==> flow/design.v <==
module fir_filter(
    input               		clk,
    input               		n_rst,
    input  		signed	[7:0] 	din,    
    output reg 	signed 	[7:0] 	dout 
);
localparam signed B0 = -24;
localparam signed B1 = -21;
localparam signed B2 =   0;
localparam signed B3 =  37;
localparam signed B4 =  80;
localparam signed B5 = 114;
localparam signed B6 = 127;
reg signed [7:0] din_d;
reg signed [7:0] din_d1;
reg signed [7:0] din_d2;
reg signed [7:0] din_d3;
reg signed [7:0] din_d4;
reg signed [7:0] din_d5;
reg signed [7:0] din_d6;
reg signed [7:0] din_d7;
reg signed [7:0] din_d8;
reg signed [7:0] din_d9;
reg signed [7:0] din_d10;
reg signed [7:0] din_d11;
reg signed [7:0] din_d12;
wire signed [8:0] sum_w0;
wire signed [8:0] sum_w1;
wire signed [8:0] sum_w2;
wire signed [8:0] sum_w3;
wire signed [8:0] sum_w4;
wire signed [8:0] sum_w5;
wire signed [8:0] sum_w6;
wire signed [16:0] mul_0;
wire signed [16:0] mul_1;
wire signed [16:0] mul_2;
wire signed [16:0] mul_3;
wire signed [16:0] mul_4;
wire signed [16:0] mul_5;
wire signed [16:0] mul_6;
reg signed [16:0] mul_0d;
reg signed [16:0] mul_1d;
reg signed [16:0] mul_2d;
reg signed [16:0] mul_3d;
reg signed [16:0] mul_4d;
reg signed [16:0] mul_5d;
reg signed [16:0] mul_6d;
wire signed [17:0] sum_w00;
wire signed [17:0] sum_w01;
wire signed [17:0] sum_w02;
wire signed [17:0] sum_w03;
reg signed [17:0] sum_w00d;
reg signed [17:0] sum_w01d;
reg signed [17:0] sum_w02d;
reg signed [17:0] sum_w03d;
wire signed [18:0] sum_w000;
wire signed [18:0] sum_w001;
wire signed [19:0] sum_all;
wire signed [7:0] sum_finish;
always @(posedge clk or negedge n_rst) begin
	if (!n_rst) begin 
		din_d <= 8'h0;
	end
	else begin 
		din_d <= din;
	end
end
always @(posedge clk or negedge n_rst) begin
    if (!n_rst) begin 
        dout <= 8'sd0;
	end
    else begin 
        dout <= sum_finish;
	end
end
always @(posedge clk or negedge n_rst) begin
    if (!n_rst) begin
        din_d1  <= 8'sd0; 
        din_d2  <= 8'sd0; 
        din_d3  <= 8'sd0; 
        din_d4  <= 8'sd0;
        din_d5  <= 8'sd0; 
        din_d6  <= 8'sd0; 
        din_d7  <= 8'sd0; 
        din_d8  <= 8'sd0;
        din_d9  <= 8'sd0; 
        din_d10 <= 8'sd0; 
        din_d11 <= 8'sd0; 
        din_d12 <= 8'sd0;
    end else begin
        din_d1  <= din_d;
        din_d2  <= din_d1;
        din_d3  <= din_d2;
        din_d4  <= din_d3;
        din_d5  <= din_d4;
        din_d6  <= din_d5;
        din_d7  <= din_d6;
        din_d8  <= din_d7;
        din_d9  <= din_d8;
        din_d10 <= din_d9;
        din_d11 <= din_d10;
        din_d12 <= din_d11;
    end
end
assign sum_w0 = $signed(din_d) + $signed(din_d12);
assign sum_w1 = $signed(din_d1) + $signed(din_d11);
assign sum_w2 = $signed(din_d2) + $signed(din_d10);
assign sum_w3 = $signed(din_d3) + $signed(din_d9);
assign sum_w4 = $signed(din_d4) + $signed(din_d8);
assign sum_w5 = $signed(din_d5) + $signed(din_d7);
assign sum_w6 = {din_d6[7], din_d6};   
assign mul_0 = $signed(B0) * $signed(sum_w0);
assign mul_1 = $signed(B1) * $signed(sum_w1);
assign mul_2 = $signed(B2) * $signed(sum_w2);
assign mul_3 = $signed(B3) * $signed(sum_w3);
assign mul_4 = $signed(B4) * $signed(sum_w4);
assign mul_5 = $signed(B5) * $signed(sum_w5);
assign mul_6 = $signed(B6) * $signed(sum_w6);
always @(posedge clk or negedge n_rst) begin
    if (!n_rst) begin 
        mul_0d <= 17'sd0;
        mul_1d <= 17'sd0;
        mul_2d <= 17'sd0;
        mul_3d <= 17'sd0;
        mul_4d <= 17'sd0;
        mul_5d <= 17'sd0;
        mul_6d <= 17'sd0;
    end 
	else begin 
        mul_0d <= mul_0;
        mul_1d <= mul_1;
        mul_2d <= mul_2;
        mul_3d <= mul_3;
        mul_4d <= mul_4;
        mul_5d <= mul_5;
        mul_6d <= mul_6;
    end
end
assign sum_w00 = $signed(mul_0d) + $signed(mul_1d); 
assign sum_w01 = $signed(mul_2d) + $signed(mul_3d); 
assign sum_w02 = $signed(mul_4d) + $signed(mul_5d);
assign sum_w03 = $signed(mul_6d);
always @(posedge clk or negedge n_rst) begin
    if (!n_rst) begin
        sum_w00d <= 18'sd0;
        sum_w01d <= 18'sd0;
        sum_w02d <= 18'sd0;
        sum_w03d <= 18'sd0;
    end 
	else begin
        sum_w00d <= sum_w00;
        sum_w01d <= sum_w01;
        sum_w02d <= sum_w02;
        sum_w03d <= sum_w03;
    end
end
assign sum_w000 = $signed(sum_w00d) + $signed(sum_w01d); 
assign sum_w001 = $signed(sum_w02d) + $signed(sum_w03d);
assign sum_all = $signed(sum_w000) + $signed(sum_w001);
assign sum_finish =	((sum_all[19]) && (sum_all[18:16] != 3'b111))? 8'h81 : 
 					((!sum_all[19]) && (sum_all[18:16] != 3'b000))? 8'h7F : sum_all[16:9];
endmodule
# From RTL to reports: fir_filter
# The steps from the RTL of fir_filter to its reports follow in flow order.
# Lines are those of the file above, counted from 1.
# Operators carry their Yosys type and port widths (W data, S select, Z words).
# Cell names lack the library's common part.
# Not given: --
# design
top	fir_filter
clk_port	clk
cell_library	sky130hd
pvt_corner	tt_025C_1v80

# Elaborated design
# Yosys after proc, flatten, opt, wreduce and memory -nomap, before mapping. Enables and synchronous resets that opt folds into registers are not counted as muxes. Memory bits, and registers merged into a memory's read port (data or address), are not among the register bits. Print and check cells are not counted. Equal cells are merged and count once.
# word_totals
regBits	266
latch_bits	0
ramBits	0
romBits	0
clocked_rd_ports_x_width	0
memories	0
inputBits	10
output_inout_bits	8
wordCells	47
# classes
addsub	10
mul	6
n_div	0
cmp	0
equal	1
shifts	0
mux	2
bitwise	0
reduce_and_logical	4
# op_table
op	n
$mul A7 B9 Y16 const A	2
$mul A8 B8 Y16 const A	1
$mul A6 B9 Y15 const A	1
$mul A4 B9 Y13 const A	1
$add A8 B8 Y9	5
$mul A3 B9 Y12 const A	1
$add A19 B19 Y20	1
$add A18 B16 Y19	1
$add A17 B17 Y18	1
$add A16 B16 Y17	1
$add A15 B15 Y16	1
$mux W8	2
$ne A3 B3 Y1 const B	1
$reduce_bool A3 Y1	1
$logic_and A1 B1 Y1	2
$logic_not A1 Y1	1

# Logic depth
# Yosys ltp: most cells in a row. Word level: on the elaborated netlist, between registers, memories and ports. Mapped: between sequential cells and ports; inverters and the memories' decode and read muxes count.
# depth
ltp_word	6
abc_area	1
ltp_mapped	29
depth_no_buf	29

# After synthesis
# Source: synth_stat.txt of the flow (Yosys; design flattened, memories mapped). It holds for the ABC_AREA given above (unset counts as 0); a run with the other value may have another netlist.
# mapped
cells	1628
area_mm2	0.0167561
seqArea_mm2	0.0065813
ffs	263
buffers	0
# by_type
cell_type	n	area_total_um2
dfrtp_1	263	6.58E+03
ha_1	277	3.47E+03
fa_1	84	1.68E+03
inv_1	300	1126.08
xor2_1	94	823.29
nand2_1	217	814.531
a21oi_1	117	585.562
xnor2_1	36	315.302
nand3_1	52	260.25
nor2_1	56	210.202
o21ai_0	36	180.173
o21bai_1	16	120.115
o2111ai_1	8	70.067
a31oi_1	10	62.56
nand4_1	10	62.56
a21o_1	8	60.058
nand2_2	6	37.536
nor3_1	6	30.029
# Not listed: further types 20, cells in them 32.

# Path before layout
# Source: OpenSTA report_checks on the synthesized netlist (no wires, ideal clock, input and output delay 20% of the period each), path of least setup slack; recovery checks are left aside. Register names are those of the netlist, which keeps one name where synthesis merged equal registers.
# synth_timing
path_type	register -> register
startpoint	register din_d1[0]
endpoint	register mul_1d[13]
clock_period_ps	6000
setup_ps	80
t_first_pin_ps	0
arrival_time_ps	4915
t_required_ps	5920
setup_slack_ps	1005
delay_ps	4995
driving_pins	25
path_buffers	0
period_less_setup_slack_ps	4995
# "delay_ps" is the arrival time less input delay plus setup time.
# "driving_pins" counts driving pins, that of a launching flip-flop among them; a cell with two outputs on the path counts twice.
# "period_less_setup_slack_ps" is the clock period less the worst setup slack; recovery checks do not enter. This is arithmetic on one report: input and output delays are still those of the set period (20% each).
# The rows between start and end are the longest chain of elaborated cells between them; the timing report does not say that the signal goes this way. Where chains are equally long, one stands for them.
# A line is the first line of the expression or statement that the cell stems from. Yosys adds cells for indexed reads and writes and turns some case tables into memories.
# synth_via
path_cell_list	dfrtp_1 ha_1 fa_1 a21oi_1 o21bai_1 a21oi_1 o21bai_1 nand2_1 a22oi_1 inv_1 ha_1 inv_1 fa_1 fa_1 inv_1 ha_1 ha_1 a21oi_1 o21ai_0 a21oi_1 o21ai_0 nand2_1 nand2_1 a21oi_1 xnor2_1
elab_chain_cells	2
cone_cells	2
lines_between	2
classes_between	add/sub (1); mul (1)
# synth_rtl
item	line	text
from (decl)	15	reg signed [7:0] din_d1;
from (assign)	78	din_d1  <= 8'sd0;
from (assign)	91	din_d1  <= din_d;
$add A8 B8 Y9	106	assign sum_w1 = $signed(din_d1) + $signed(din_d11);
$mul A6 B9 Y15	113	assign mul_1 = $signed(B1) * $signed(sum_w1);
to (assign)	122	mul_1d <= 17'sd0;
to (assign)	131	mul_1d <= mul_1;
to (decl)	42	reg signed [16:0] mul_1d;

# Timing after layout
# Path of least setup slack in the final report of stored run 1 (OpenROAD, finished layout, wires in). Where an end is a register, its clock arrival counts in the times.
# The path's times are printed in steps of 10 ps; the period is the one set.
# layout_timing
path_type	register -> register
startpoint	register din_d11[0]
endpoint	register mul_1d[13]
clock_period_ps	6000
setup_ps	100
t_first_pin_ps	550
arrival_time_ps	5810
t_required_ps	6440
setup_slack_ps	630
driving_pins	25
path_buffers	0
# The rows between start and end are the longest chain of elaborated cells between them; the timing report does not say that the signal goes this way. Where chains are equally long, one stands for them.
# layout_via
path_cell_list	dfrtp_1 ha_1 fa_1 a21oi_1 o21bai_1 a21oi_1 o21bai_1 nand2_1 a22oi_1 inv_1 ha_1 inv_1 fa_1 fa_1 inv_1 ha_1 ha_1 a21oi_1 o21ai_0 a21oi_1 o21ai_0 nand2_1 nand2_1 a21oi_1 xnor2_1
elab_chain_cells	2
cone_cells	2
lines_between	2
classes_between	add/sub (1); mul (1)
# layout_rtl
item	line	text
from (decl)	25	reg signed [7:0] din_d11;
from (assign)	88	din_d11 <= 8'sd0;
from (assign)	101	din_d11 <= din_d10;
$add A8 B8 Y9	106	assign sum_w1 = $signed(din_d1) + $signed(din_d11);
$mul A6 B9 Y15	113	assign mul_1 = $signed(B1) * $signed(sum_w1);
to (assign)	122	mul_1d <= 17'sd0;
to (assign)	131	mul_1d <= mul_1;
to (decl)	42	reg signed [16:0] mul_1d;

# fir_filter through Yosys and OpenROAD on sky130hd: 3 stored runs, unordered, with their settings and measured results. The constraints put input and output delay at 20% of the set period each and load the outputs with 0.01 pF.
# By "worst_path_time_ps" is meant the share of the clock period that the worst setup path is allowed (20% is reserved at inputs, 20% at outputs), minus its slack. Clock arrival times at its registers enter into it.
# "worst_path_time_ps" is given in steps of 10 ps.
# Settings: -- = not set for that run.
setting or result,stored run 1,stored run 2,stored run 3
ABC_AREA,1,--,--
CAP_MARGIN,30,20,30
CELL_PAD_IN_SITES_GLOBAL_PLACEMENT,0,--,--
CORE_ASPECT_RATIO,0.63,--,1.82
CORE_MARGIN,10,2,9
CTS_CLUSTER_SIZE,63,--,34
GPL_TIMING_DRIVEN,0,--,1
MIN_ROUTING_LAYER,met1,--,met1
SLEW_MARGIN,35,20,25
period_ns,6.0,6.0,6.0
CORE_UTILIZATION,40,40,40
CELL_PAD_IN_SITES_DETAIL_PLACEMENT,--,--,1
GPL_ROUTABILITY_DRIVEN,--,--,0
MAX_ROUTING_LAYER,--,--,met4
PLACE_DENSITY_LB_ADDON,--,--,0.07
yosys_chip_area_mm2,0.0167561,0.0160404,0.0160404
die_area_mm2,0.0506956,0.0417181,0.0479591
final_cell_area_mm2,0.0185953,0.0180173,0.0177658
ws_setup_ps,626,543,457
fin_tns_ps,0,0,0
worst_path_time_ps,5370,5460,5540
critical_path_kind,register -> register,register -> register,register -> register
